==> flow/design.v <==
module regbank (
input logic clk, regwe, regrd,
input logic [4:0] rd_addr, rs_addr, wr_addr,
input logic [15:0] write_data,
output logic [15:0] rd, rs
); 
	logic [15:0] myreg[31:0];
	always_ff @(posedge clk)
	begin
		if (regwe)
		begin 
			if (wr_addr==0) myreg[wr_addr] <= 0;
			else if (wr_addr==1) myreg[wr_addr] <= 16'h0001;
			else myreg[wr_addr] <= write_data;
		end
	end
	assign rs = (regrd)? myreg[rs_addr]:0;
	assign rd = (regrd)? myreg[rd_addr]:0;
endmodule
module signExt (input logic [4:0] data_in,
		output logic [15:0] data_out);
	assign data_out = {{12{data_in[4]}},data_in[3:0]};
endmodule
module myAlu (input logic [15:0] A, B,
		input logic alusrc, reset,
                input logic [2:0] alu_cb,
                output logic [15:0] ALUOUT,
		output logic [3:0] status);
	logic [15:0] comp;
        always_comb
        begin
		if (reset)
		begin
			status = 4'd0;
			ALUOUT = 16'd0;
			comp = 16'd0;
		end
		else if (alusrc)
		begin
			case (alu_cb)
                        3'b000: begin  
				comp = 16'd0;
				ALUOUT = $signed(A) + $signed(B);
				if (ALUOUT == 16'd0)
					status[3] = 1'b1;
				else
					status[3] = 1'b0;
				if (ALUOUT[15] == 1'b1)
					status[2] = 1'b1;
				else
					status[2] = 1'b0;
				if ((A[15]==1'b0) && (B[15]==1'b0) && (ALUOUT[15] == 1'b1))
					status[1] = 1'b1;
				else
					status[1] = 1'b0;
				if ((A[15]==1'b1) && (B[15]==1'b1) && (ALUOUT[15] == 1'b0))
					status[1] = 1'b1;
				else
					status[1] = 1'b0;
				if (A>=B)
					status[0] = 1'b1;
				else
					status[0] = 1'b0;
				end
                        3'b001: begin  
				comp = 16'd0;
				ALUOUT = $signed(A) - $signed(B);
				if (A == B)
					status[3] = 1'b1;
				else
					status[3] = 1'b0;
				if (ALUOUT[15] == 1'b1)
					status[2] = 1'b1;
				else
					status[2] = 1'b0;
				if ((A[15]==1'b0) && (B[15]==1'b1) && (ALUOUT[15] == 1'b1))
					status[1] = 1'b1;
				else
					status[1] = 1'b0;
				if ((A[15]==1'b1) && (B[15]==1'b0) && (ALUOUT[15] == 1'b0))
					status[1] = 1'b1;
				else
					status[1] = 1'b0;
				if (A>=B)
					status[0] = 1'b1;
				else
					status[0] = 1'b0;
				end
			3'b010: begin  
				comp = 16'd0;
				ALUOUT = A&B;
				status[1] = 1'b0;
				if (ALUOUT == 16'd0)
					status[3] = 1'b1;
				else
					status[3] = 1'b0;
				if (ALUOUT[15] == 1'b1)
					status[2] = 1'b1;
				else
					status[2] = 1'b0;
				if (A>=B)
					status[0] = 1'b1;
				else
					status[0] = 1'b0;
				end
			3'b011: begin  
				comp = 16'd0;
				ALUOUT = A|B;
				status[1] = 1'b0;
				if (ALUOUT == 16'd0)
					status[3] = 1'b1;
				else
					status[3] = 1'b0;
				if (ALUOUT[15] == 1'b1)
					status[2] = 1'b1;
				else
					status[2] = 1'b0;
				if (A>=B)
					status[0] = 1'b1;
				else
					status[0] = 1'b0;
				end
			3'b100: begin  
				comp = 16'd0;
				ALUOUT = ~B;
				status[1] = 1'b0;
				status[0] = 1'b0;
				if (ALUOUT == 16'd0)
					status[3] = 1'b1;
				else
					status[3] = 1'b0;
				if (ALUOUT[15] == 1'b1)
					status[2] = 1'b1;
				else
					status[2] = 1'b0;
				end
			3'b101: begin
				ALUOUT = 16'd0;  
				comp = $signed(A) - $signed(B);
				if (A == B)
					status[3] = 1'b1;
				else
					status[3] = 1'b0;
				if (comp[15] == 1'b1)
					status[2] = 1'b1;
				else
					status[2] = 1'b0;
				if ((A[15]==1'b0) && (B[15]==1'b1) && (comp[15] == 1'b1))
					status[1] = 1'b1;
				else
					status[1] = 1'b0;
				if ((A[15]==1'b1) && (B[15]==1'b0) && (comp[15] == 1'b0))
					status[1] = 1'b1;
				else
					status[1] = 1'b0;
				if (A>=B)
					status[0] = 1'b1;
				else
					status[0] = 1'b0;
				end
			default: begin
				ALUOUT = 16'd0;
				comp = 16'd0;
				status = 4'd0;
				end
			endcase
		end
		else 
		begin
			ALUOUT = 16'd0;
			comp = 16'd0;
			status = 4'd0;
                end
	end
endmodule
module datapath(
input logic clk, reg_we,alusrc,reg_rd,lw_add_e,sw_add_e, lwi, w0, w1, reset,
input logic [2:0] alu_cb,
input logic [4:0] lw_addr, sw_addr_d, sw_addr_s,
input wire [15:0] ins,
input  wire [15:0] data_in,
input logic [6:0] mem_addr,
output logic ri,
output logic [6:0] addr,
output logic [6:0] daddr,
output logic [15:0] data,
output logic [3:0] status
);
logic [15:0] rd, rs, aluout, rs_reg, rs_im, reg_in;
logic [4:0] rbank_wr,rd_addr,rs_addr;
regbank my_reg(.clk(clk), .regwe(reg_we), .regrd(reg_rd), .rd_addr(rd_addr), .rs_addr(rs_addr), .wr_addr(rbank_wr), .write_data(reg_in), .rd(rd), .rs(rs_reg) );
myAlu alu(.A(rd), .B(rs), .alusrc(alusrc), .reset(reset), .alu_cb(alu_cb), .ALUOUT(aluout), .status(status[3:0]));
signExt sign(.data_in(ins[5:1]), .data_out(rs_im));
assign rs = (ins[11])? rs_im : rs_reg; 
assign addr = mem_addr;
assign daddr = (lw_add_e||sw_add_e) ? (rs_reg[6:0]):7'b0;
always_comb
begin
	if (lwi)
	begin
		reg_in = ins[15:0];
	end
	else if (lw_add_e)
	begin
		reg_in = data_in[15:0];
	end
	else
	begin
		reg_in = aluout;
	end
	if (w0) rbank_wr = 0;
	else if (w1) rbank_wr = 5'b00001;
	else if (lwi) rbank_wr = lw_addr;
	else rbank_wr = ins[10:6];
	if (sw_add_e)
	begin
		rd_addr = sw_addr_d;
		rs_addr = sw_addr_s;
		data = rd[15:0];
		ri = 1'b0;
	end
	else
	begin
		rd_addr = ins[10:6];
		rs_addr = ins[5:1];
		data = 16'b0;
		ri = 1'b1;
	end
end
endmodule
module control(
input logic start, clk, reset, 
input logic [3:0] status,
input wire [15:0] ins, 
output logic [2:0] alu_cb,
output logic [4:0] lw_addr, sw_addr_d, sw_addr_s,
output logic [6:0] mem_addr,
output logic mem_we,reg_we,alusrc,reg_rd,lw_add_e,sw_add_e,lwi,done,w0,w1);
	logic [6:0] pc,ra;
	logic lwe,swe,swd,go,stop, lwei,lw_add_ei,mem_rd;
	logic [3:0] status_int;
	typedef enum logic [3:0] {s0, s1, s2, s3, s4, s5, s6, s7,s8,s9,s10,s11} statetype;
        statetype state, nextstate;
	always_ff @(posedge clk)
	begin
		if (reset)  state <= s0;
		else if (start) state <= s1;
		else if (go) state <= nextstate;
	end
	always_comb
        begin
                case (state)
                        s0: begin
				if(start) nextstate = s1;
				else nextstate = s0;
			    end
                        s1: nextstate = s2;
			s2: nextstate = s3;
			s3: nextstate = s5;
                        s4: begin 
				if(lwei) nextstate = s6;
				else if(lwe) nextstate = s8;
				else if (stop) nextstate = s9;
				else nextstate = s5;
			    end
			s5: nextstate = s4;
			s6: nextstate = s7;
			s7: nextstate = s10;
			s8: nextstate = s11;
                        s9: begin
				if (start) nextstate = s1; 
				else nextstate = s9;
			    end
			s10: nextstate = s11;
			s11: nextstate = s4;
			default: nextstate = s0;
                endcase
        end
	always_ff @(posedge clk)
	begin
	if (nextstate == s0)
	begin 
		go <= 1'b0;
		done <= 1'b0;
		stop <= 1'b0;
		alusrc <= 1'b0;
		reg_we <= 1'b0;
		lwe <= 1'b0;
		swe <= 1'b0;
		mem_rd <= 1'b1;
		reg_rd <= 1'b0;
		w0 <= 1'b0;
		w1 <= 1'b0;
		lw_add_e <= 1'b0;
		sw_add_e <= 1'b0;
		lwi <= 1'b0;
		lwei <= 1'b0;
		swd <= 1'b0;
		alu_cb <= 3'b0;
		lw_addr <= 4'b0;
		sw_addr_d <= 4'b0;
		sw_addr_s <= 4'b0;
		lw_add_ei <= 1'b0;
		pc <= 7'd0;
		ra <= 7'd0;
		status_int <= 4'b0;
	end
	else if (nextstate == s1)
	begin
		go <= 1'b1;
		done <= 1'b0;
		reg_rd <= 1'b1;
	end
	else if (nextstate == s2)
	begin
		w0 <= 1'b1;
		reg_we <= 1'b1;
	end
	else if (nextstate == s3)
	begin
		w0 <= 1'b0;
		w1 <= 1'b1;
		mem_rd <= 1'b1;
		reg_we <= 1'b1;
	end
	else if (nextstate == s4)
	begin
		reg_we <= 1'b0;
		mem_rd <= 1'b1;
		alusrc <= 1'b0;
		status_int <= status;
		if (lwe)
			begin
			reg_we <= 1'b1;
			end	
	end
	else if (nextstate == s5)
	begin
	w1 <= 1'b0;
	case (ins[15:12])
	4'd0: begin	
		alusrc <= 1'b0;
		reg_we <= 1'b0;
		lwe <= 1'b0;
		swe <= 1'b0;
		mem_rd <= 1'b1;
		reg_rd <= 1'b1;
		lwi <= 1'b0;
		if (ins[0])
		begin	
			stop <= 1'b1;
			pc <= pc;
		end
		else
			pc <= pc + 1;
	     end
	4'd1: begin
		alu_cb <= 3'b0;
		alusrc <= 1'b1;
		reg_we <= 1'b1;
		lwi <= 1'b0;
		lwe <= 1'b0;
		swe <= 1'b0;
		lw_add_e <= 1'b0;
		sw_add_e <= 1'b0;
		pc <= pc + 1;
	     end
	4'd2: begin
		alu_cb <= 3'b001;
		alusrc <= 1'b1;
		reg_we <= 1'b1;
		lwi <= 1'b0;
		lwe <= 1'b0;
		swe <= 1'b0;
		lw_add_e <= 1'b0;
		sw_add_e <= 1'b0;
		pc <= pc + 1;
	     end
	4'd3: begin
		alu_cb <= 3'b010;
		alusrc <= 1'b1;
		reg_we <= 1'b1;
		lwi <= 1'b0;
		lwe <= 1'b0;
		swe <= 1'b0;
		lw_add_e <= 1'b0;
		sw_add_e <= 1'b0;
		pc <= pc + 1;
	     end
	4'd4: begin
		alu_cb <= 3'b011;
		alusrc <= 1'b1;
		reg_we <= 1'b1;
		lwi <= 1'b0;
		lwe <= 1'b0;
		swe <= 1'b0;
		lw_add_e <= 1'b0;
		sw_add_e <= 1'b0;
		pc <= pc + 1;
	     end
	4'd5: begin
		alu_cb <= 3'b100;
		alusrc <= 1'b1;
		reg_we <= 1'b1;
		lwi <= 1'b0;
		lwe <= 1'b0;
		swe <= 1'b0;
		lw_add_e <= 1'b0;
		sw_add_e <= 1'b0;
		pc <= pc + 1;
	     end 
	4'd6: begin
		alu_cb <= 3'b101;
		alusrc <= 1'b1;
		reg_we <= 1'b0;
		lwi <= 1'b0;
		lwe <= 1'b0;
		swe <= 1'b0;
		lw_add_e <= 1'b0;
		sw_add_e <= 1'b0;
		pc <= pc + 1;
	     end
	4'd7:begin
		alusrc <= 1'b0;
		reg_we <= 1'b0;
		sw_add_e <= 1'b0;
		swe <= 1'b0;
		lw_addr <= ins[10:6];
		if (ins[11])
		begin 
		lwei <= 1'b1;
		pc <= pc+1;
		end
		else
		begin
		lw_add_e <= 1'b1;
		lwei <= 1'b0;
		lwe <= 1'b1;
		pc <= pc;
		end
	   end
	4'd8:begin
		sw_addr_d <= ins[10:6];
		sw_addr_s <= ins[5:1];
		alusrc <= 1'b0;
		reg_we <= 1'b0;
		lw_add_e <= 1'b0;
		sw_add_e <= 1'b1;
		lwe <= 1'b0;
		lwi <= 1'b0;
		pc <= pc + 1;
	   end
	4'd9: begin
		alusrc <= 1'b0;
		reg_we <= 1'b0;
		lwe <= 1'b0;
		swe <= 1'b0;
		lwi <= 1'b0;
		lw_add_e <= 1'b0;
		sw_add_e <= 1'b0;
		pc <= ins[7:1];
	     end
	4'd10: begin
		alusrc <= 1'b0;
		reg_we <= 1'b0;
		lwi <= 1'b0;
		lwe <= 1'b0;
		swe <= 1'b0;
		lw_add_e <= 1'b0;
		sw_add_e <= 1'b0;
		if (status_int[3])
		pc <= ins[7:1];
		else pc <= pc + 1;
	     end
	4'd11: begin
		alusrc <= 1'b0;
		reg_we <= 1'b0;
		lwi <= 1'b0;
		lwe <= 1'b0;
		swe <= 1'b0;
		lw_add_e <= 1'b0;
		sw_add_e <= 1'b0;
		if (status_int[3] == 1'b0)
		pc <= ins[7:1];
		else pc <= pc + 1;
	     end
	4'd12: begin
		alusrc <= 1'b0;
		reg_we <= 1'b0;
		lwi <= 1'b0;
		lwe <= 1'b0;
		swe <= 1'b0;
		lw_add_e <= 1'b0;
		sw_add_e <= 1'b0;
		if (status_int[0])
		pc <= ins[7:1];
		else pc <= pc + 1;
	     end
	4'd13: begin
		alusrc <= 1'b0;
		reg_we <= 1'b0;
		lwi <= 1'b0;
		lwe <= 1'b0;
		swe <= 1'b0;
		lw_add_e <= 1'b0;
		sw_add_e <= 1'b0;
		if (status_int[2])
		pc <= ins[7:1];
		else pc <= pc + 1;
	     end
	4'd14: begin
		alusrc <= 1'b0;
		reg_we <= 1'b0;
		lwi <= 1'b0;
		lwe <= 1'b0;
		swe <= 1'b0;
		lw_add_e <= 1'b0;
		sw_add_e <= 1'b0;
		ra <= pc+1;
		pc <= ins[7:1];
	     end
	4'd15: begin
		alusrc <= 1'b0;
		reg_we <= 1'b0;
		lwi <= 1'b0;
		lwe <= 1'b0;
		swe <= 1'b0;
		lw_add_e <= 1'b0;
		sw_add_e <= 1'b0;
		pc <= ra;
	     end
	endcase
	end		
	else if (nextstate == s6)
	begin
		lwei <= 1'b0;		 
	end
	else if (nextstate == s7)
	begin
		lwi <= 1'b1;
		reg_we <= 1'b1;		 
	end
	else if (nextstate == s10)
	begin
		lwi <= 1'b0;
		reg_we <= 1'b0;
		pc <= pc + 1;
	end
	else if (nextstate == s8)
	begin
		lwe <= 1'b0;
		reg_we <= 1'b0;
		lw_add_e <= 1'b0;
		pc <= pc + 1;
	end
	else if (nextstate == s9)
	begin
		go <= 1'b0;
		lw_add_e <= 1'b0;
		sw_add_e <= 1'b0;
		swd <= 1'b0;
		alusrc <= 1'b0;
		reg_we <= 1'b0;
		lwe <= 1'b0;
		swe <= 1'b0;
		mem_rd <= 1'b0;
		reg_rd <= 1'b0;
		stop <= 1'b0;
		done <= 1'b1;
	end
	end
	assign mem_we=(mem_rd)?1'b1:1'b0;
	assign mem_addr = pc;
endmodule
module risc16_core (
input  logic        clk, reset, start,
output logic        done,
output logic [6:0]  imem_addr,
input  logic [15:0] imem_rdata,
output logic [6:0]  dmem_addr,
output logic        dmem_we,
output logic [15:0] dmem_wdata,
input  logic [15:0] dmem_rdata
);
logic mem_we,reg_we,alusrc,reg_rd,lw_add_e,sw_add_e,lwi,w0,w1,ri;
logic [3:0] status;
logic [6:0] c_mem_addr,d_addr,daddr_in;
logic [15:0] ins, rdata_in;
logic [2:0] alu_cb;
logic [4:0] lw_addr,sw_addr_d, sw_addr_s;
assign ins = imem_rdata;
assign imem_addr = d_addr;
assign dmem_addr = daddr_in;
assign dmem_we = ~ri;
assign dmem_wdata = rdata_in;
control cb(.start(start), .clk(clk), .reset(reset), .status(status), .ins(ins), .alu_cb(alu_cb), .mem_addr(c_mem_addr), .mem_we(mem_we),.reg_we(reg_we),.alusrc(alusrc),.reg_rd(reg_rd),.lw_add_e(lw_add_e),.sw_add_e(sw_add_e),.lwi(lwi),.done(done), .w0(w0), .w1(w1), .lw_addr(lw_addr), .sw_addr_d(sw_addr_d), .sw_addr_s(sw_addr_s));
datapath dp(.clk(clk), .reg_we(reg_we), .alusrc(alusrc), .reg_rd(reg_rd), .lw_add_e(lw_add_e), .sw_add_e(sw_add_e), .lwi(lwi), .alu_cb(alu_cb), .mem_addr(c_mem_addr), .ins(ins), .addr(d_addr), .data(rdata_in), .status(status), .w0(w0), .w1(w1), .reset(reset), .lw_addr(lw_addr), .data_in(dmem_rdata), .daddr(daddr_in), .ri(ri), .sw_addr_d(sw_addr_d), .sw_addr_s(sw_addr_s));
endmodule
# Tool chain data of risc16_core
# What the tools print for risc16_core, step after step.
# Line numbers count from 1 in the design file above.
# Not given: -
# inputs
design	risc16_core
clk_port	clk
library	sky130hd
corner	tt_025C_1v80

# Elaborated design
# Source: Yosys, flattened and elaborated, memories not mapped. Widths are those after wreduce. Registers that Yosys merges into a memory's read port (data or address) are not register bits. Print and check cells do not count.
# Memory sizes are those after Yosys's memory passes, which may raise the word count (mostly to a power of two), join words into wider ones and drop unused or constant bits.
# classes
add_sub_neg	3
multipliers	0
div	0
cmp	1
equal	76
n_shift	0
n_mux	124
logic	17
n_reduce_logical	61
# ops
op	count
2-to-1 mux 16 bit	13
2-to-1 mux 7 bit	12
parallel mux 16 bit (select 5 bit)	1
2-to-1 mux 1 bit	76
logical NOT 16 bit	4
parallel mux 7 bit (select 9 bit)	1
equality test 4 bit with constant B	15
equality test 4 x 3 -> 1 bit with constant B	12
parallel mux 4 bit (select 10 bit)	1
AND reduction 9 bit	4
AND reduction 10 bit	3
AND reduction 6 bit	5
OR reduction 14 bit	2
inequality test 2 x 1 -> 1 bit with constant B	13
2-to-1 mux 5 bit	5
inequality test 3 x 1 -> 1 bit with constant B	8
equality test 4 x 2 -> 1 bit with constant B	6
2-to-1 mux 4 bit	6
inequality test 3 bit with constant B	6
parallel mux 3 bit (select 6 bit)	1
adder 16 bit	1
subtractor 16 bit	1
greater-or-equal comparator 16 bit	1
equality test 16 bit	1
AND 16 bit	1
bitwise OR 16 bit	1
NOT 16 bit	1
OR reduction 15 bit	1
# Not listed: further kinds 34, cells in them 80.
# bits
regBits	53
latch_bits	0
mem_bits_rw	512
mem_bits_ro	0
clocked_rd_ports_x_width	0
mem_count	1
in_bits	35
out_inout_bits	32
wordCells	305
# mem_list
memory	size	word_bits	read_ports	wr	line_no	source
dp.my_reg.myreg	32	16	2	1	7	logic [15:0] myreg[31:0];

# Depth
# Depth = most cells in a row (Yosys ltp): at word level without a register or memory, in the mapped netlist without a sequential cell, where the memories' decode and read muxes count.
# depth
depth_word	15
abc_area	0
depth_mapped	29
ltp_nobuf	23

# Synthesis result
# Source: synth_stat.txt of the flow (Yosys; design flattened, memories mapped). It holds for the ABC_AREA given above (unset counts as 0); a run with the other value may have another netlist.
# The area totals of this step are shown rounded.
# synth_totals
stdcells	2934
synth_area_mm2	0.0324
sequential_area_mm2	0.0166
ffs	575
buf_cells	230
# by_type
type	count	type_area_um2
sky130_fd_sc_hd__edfxtp_1	512	1.54E+04
sky130_fd_sc_hd__mux4_2	132	2.97E+03
sky130_fd_sc_hd__nand2_1	519	1.95E+03
sky130_fd_sc_hd__dfxtp_1	63	1261.21
sky130_fd_sc_hd__a211oi_1	105	788.256
sky130_fd_sc_hd__a21oi_1	155	775.744
sky130_fd_sc_hd__nand3_1	154	770.739
sky130_fd_sc_hd__ha_1	53	663.136
sky130_fd_sc_hd__mux2i_1	66	660.634
sky130_fd_sc_hd__a311oi_1	74	648.122
sky130_fd_sc_hd__nor2_1	167	626.851
sky130_fd_sc_hd__clkbuf_1	122	457.939
sky130_fd_sc_hd__o21ai_0	80	400.384
sky130_fd_sc_hd__buf_2	68	340.326
sky130_fd_sc_hd__nor2b_1	51	319.056
sky130_fd_sc_hd__inv_1	75	281.52
sky130_fd_sc_hd__a31oi_1	40	250.24
sky130_fd_sc_hd__and2_1	40	250.24
# Other cell types: 75; their cells: 458.
# The figures by module come from a second, unflattened synthesis with its own total; it is not the netlist above.
# unflattened
cells_unflattened	2133
hier_area_mm2	0.0314
# Each row is one instance without its submodules.
# by_module
mod	n_inst	cells	mod_area_mm2	seq_area_mm2
regbank	1	1209	0.0243	0.0154
control	1	372	0.00313	0.00122
myAlu	1	407	0.00281	0
datapath	1	128	0.00103	0
signExt	1	16	0.00012	0
risc16_core	1	1	0.0000038	0

# Path before layout
# Path of least setup slack by OpenSTA after synthesis, without wires, with an ideal clock, recovery checks aside; 20% of the period is set as input and as output delay. Where synthesis merged equal registers, the netlist keeps one of their names.
# synth_timing
path_kind	input to register
from	input port imem_rdata[6]
to	memory dp.my_reg.myreg[0][6]
period_ns	7.0
input_delay_ns	1.400
setup_ns	0.467
t_first_pin_ns	1.400
t_arrival_ns	6.615
required_ns	6.533
slack_ns	-0.082
path_delay_ns	5.682
driving_pins	21
path_buffers	5
synth_period_reached_ns	7.082
# "path_delay_ns" is the arrival time less input delay plus setup time.
# "driving_pins": output pins that drive a net of the path, with the launching flip-flop's if there is one; two outputs of one cell count as two.
# "synth_period_reached_ns" is the clock period less the worst setup slack; recovery checks do not enter. This is arithmetic on one report: input and output delays are still those of the set period (20% each).
# Between the ends stands the longest chain of elaborated cells between them, by number of cells; it is not shown to be the way that was timed. Of several equally long chains one is given.
# A line is the first line of the expression or statement that the cell stems from. Yosys adds cells for indexed reads and writes and turns some case tables into memories.
# The chain passes a memory read, where the word-level depth is cut; so it can be longer than that depth.
# The path ends at the data pin of a flip-flop with enable; ways to the enable are not counted.
# synth_between
path_cell_list	sky130_fd_sc_hd__mux2i_1 sky130_fd_sc_hd__buf_2 sky130_fd_sc_hd__buf_2 sky130_fd_sc_hd__buf_2 sky130_fd_sc_hd__buf_2 sky130_fd_sc_hd__mux4_2 sky130_fd_sc_hd__nand2_1 sky130_fd_sc_hd__nand3_1 sky130_fd_sc_hd__a31oi_1 sky130_fd_sc_hd__nor2b_1 sky130_fd_sc_hd__ha_1 sky130_fd_sc_hd__clkbuf_1 sky130_fd_sc_hd__nor2b_1 sky130_fd_sc_hd__o21a_1 sky130_fd_sc_hd__or2_2 sky130_fd_sc_hd__a21oi_1 sky130_fd_sc_hd__o21bai_1 sky130_fd_sc_hd__o221ai_1 sky130_fd_sc_hd__a221o_1 sky130_fd_sc_hd__a221oi_1 sky130_fd_sc_hd__a211oi_1
elab_chain_cells	13
cone_cells	28
cone_classes	add/sub (2); eq/ne (1); mux (21); logic (2); reduce/logical (1); memory (1)
# synth_rtl
element	line_no	source
from (decl)	579	input  logic [15:0] imem_rdata,
2-to-1 mux 5 bit	215	if (sw_add_e)
memory (32 x 16 bit)	7	logic [15:0] myreg[31:0];
2-to-1 mux 16 bit	18	assign rd = (regrd)? myreg[rd_addr]:0;
subtractor 16 bit	67	ALUOUT = $signed(A) - $signed(B);
parallel mux 16 bit (select 5 bit)	40	case (alu_cb)
2-to-1 mux 16 bit	38	else if (alusrc)
2-to-1 mux 16 bit	32	if (reset)
2-to-1 mux 16 bit	203	else if (lw_add_e)
2-to-1 mux 16 bit	199	if (lwi)
2-to-1 mux 16 bit	13	else if (wr_addr==1) myreg[wr_addr] <= 16'h0001;
2-to-1 mux 16 bit	12	if (wr_addr==0) myreg[wr_addr] <= 0;
2-to-1 mux 16 bit	10	if (regwe)
2-to-1 mux 16 bit	-
to (decl)	7

# Worst path after layout
# Path of least setup slack in the final report of record 1 (OpenROAD, finished layout, wires in). Where an end is a register, its clock arrival counts in the times.
# layout_timing
path_kind	input to output
from	input port imem_rdata[6]
to	output port dmem_wdata[7]
period_ns	11.6
input_delay_ns	2.32
output_delay_ns	2.32
t_first_pin_ns	2.32
t_arrival_ns	7.05
required_ns	9.28
slack_ns	2.23
driving_pins	14
path_buffers	5
# Between the ends stands the longest chain of elaborated cells between them, by number of cells; it is not shown to be the way that was timed. Of several equally long chains one is given.
# The chain passes a memory read, where the word-level depth is cut; so it can be longer than that depth.
# layout_between
path_cell_list	sky130_fd_sc_hd__clkdlybuf4s50_1 sky130_fd_sc_hd__mux2i_4 sky130_fd_sc_hd__buf_8 sky130_fd_sc_hd__buf_12 sky130_fd_sc_hd__buf_4 sky130_fd_sc_hd__mux4_2 sky130_fd_sc_hd__nand2_1 sky130_fd_sc_hd__and3_1 sky130_fd_sc_hd__a311oi_1 sky130_fd_sc_hd__a31oi_1 sky130_fd_sc_hd__nor2b_1 sky130_fd_sc_hd__inv_1 sky130_fd_sc_hd__nor2_1 sky130_fd_sc_hd__clkdlybuf4s50_1
elab_chain_cells	4
cone_cells	4
cone_lines	3
cone_classes	mux (3); memory (1)
# layout_rtl
element	line_no	source
from (decl)	579	input  logic [15:0] imem_rdata,
2-to-1 mux 5 bit	215	if (sw_add_e)
memory (32 x 16 bit)	7	logic [15:0] myreg[31:0];
2-to-1 mux 16 bit	18	assign rd = (regrd)? myreg[rd_addr]:0;
2-to-1 mux 16 bit	215
to (decl)	582	output logic [15:0] dmem_wdata,

==> runs of risc16_core <==
Module risc16_core, platform sky130hd: 2 stored runs of the flow (Yosys, OpenROAD) with differing settings, in no particular order. Input and output delays are each 20% of the period that was set; the output load is 0.01 pF.
"achievedPeriod_ns" means the clock period less the worst setup slack. The figure is calculated, with input and output delays left at 20% of the set period.
"worst_setup_path_time_ns" = time allowed to the worst setup path (clock period - input delay - output delay, where it has them) - its slack; a late launch clock adds to it, a late capture clock takes from it.
By "design_power_uw" is meant OpenSTA's value without simulated activity: inputs other than the clock are taken to toggle once in ten clock periods, and the tool carries that through the logic.
Results are given in rounded form.

Record 1, flow files:
==> flow/run.sh <==
#!/bin/bash
# the make line also repeats the synthesis and layout settings of config.mk as NAME=value (left out here)
make -C /OpenROAD-flow-scripts/flow DESIGN_CONFIG=/design/flow/config.mk WORK_HOME=/design/flow/orfs CLKGATE_MAP_FILE= finish
==> flow/config.mk <==
export PLATFORM = sky130hd
export DESIGN_NAME = risc16_core
export DESIGN_NICKNAME = risc16_core
export VERILOG_FILES = /design/flow/design.v
export SDC_FILE = /design/flow/constraint.sdc
export NUM_CORES = 4
export LEC_CHECK = 0
export CAP_MARGIN = 30
export CORE_MARGIN = 3
export CORE_UTILIZATION = 69
export CTS_CLUSTER_SIZE = 75
export GPL_ROUTABILITY_DRIVEN = 0
export MIN_ROUTING_LAYER = met1
export PLACE_DENSITY_LB_ADDON = 0.25
export SLEW_MARGIN = 15
export TNS_END_PERCENT = 40
==> flow/constraint.sdc <==
create_clock -name core_clock -period 11.6 [get_ports {clk}]
set_input_delay 2.3200 -clock core_clock [delete_from_list [all_inputs] [get_ports {clk}]]
set_output_delay 2.3200 -clock core_clock [all_outputs]
set_load 0.01 [all_outputs]

==> results of record 1, as CSV <==
result,value
final_setup_tns_ns,0.000
design_power_uw,4850
worstSetupSlack_ns,2.23
yosys.chip_area_mm2,0.0324
finish.utilization_frac,0.777
stdcell_area_mm2,0.0357
worst_setup_path_time_ns,4.73
critical_path_kind,"input to output"
dieArea_mm2,0.0496
achievedPeriod_ns,9.371

Record 2, flow files:
==> flow/run.sh <==
#!/bin/bash
# the make line also repeats the synthesis and layout settings of config.mk as NAME=value (left out here)
make -C /OpenROAD-flow-scripts/flow DESIGN_CONFIG=/design/flow/config.mk WORK_HOME=/design/flow/orfs CLKGATE_MAP_FILE= finish
==> flow/config.mk <==
export PLATFORM = sky130hd
export DESIGN_NAME = risc16_core
export DESIGN_NICKNAME = risc16_core
export VERILOG_FILES = /design/flow/design.v
export SDC_FILE = /design/flow/constraint.sdc
export NUM_CORES = 4
export LEC_CHECK = 0
export CAP_MARGIN = 15
export CELL_PAD_IN_SITES_DETAIL_PLACEMENT = 1
export CELL_PAD_IN_SITES_GLOBAL_PLACEMENT = 3
export CORE_ASPECT_RATIO = 1.22
export CORE_MARGIN = 2
export CORE_UTILIZATION = 31
export CTS_CLUSTER_DIAMETER = 356
export CTS_CLUSTER_SIZE = 37
export GPL_ROUTABILITY_DRIVEN = 0
export GPL_TIMING_DRIVEN = 1
export MAX_ROUTING_LAYER = met4
export SETUP_SLACK_MARGIN = 1.59
export SLEW_MARGIN = 25
export TNS_END_PERCENT = 40
==> flow/constraint.sdc <==
create_clock -name core_clock -period 6.48 [get_ports {clk}]
set_input_delay 1.2960 -clock core_clock [delete_from_list [all_inputs] [get_ports {clk}]]
set_output_delay 1.2960 -clock core_clock [all_outputs]
set_load 0.01 [all_outputs]

==> results of record 2, as CSV <==
result,value
final_setup_tns_ns,0.000
finish.utilization_frac,0.417
dieArea_mm2,0.107
worst_setup_path_time_ns,4.31
critical_path_kind,"register to output"
design_power_uw,8200
stdcell_area_mm2,0.0431
achievedPeriod_ns,5.604
yosys.chip_area_mm2,0.0324
worstSetupSlack_ns,0.876
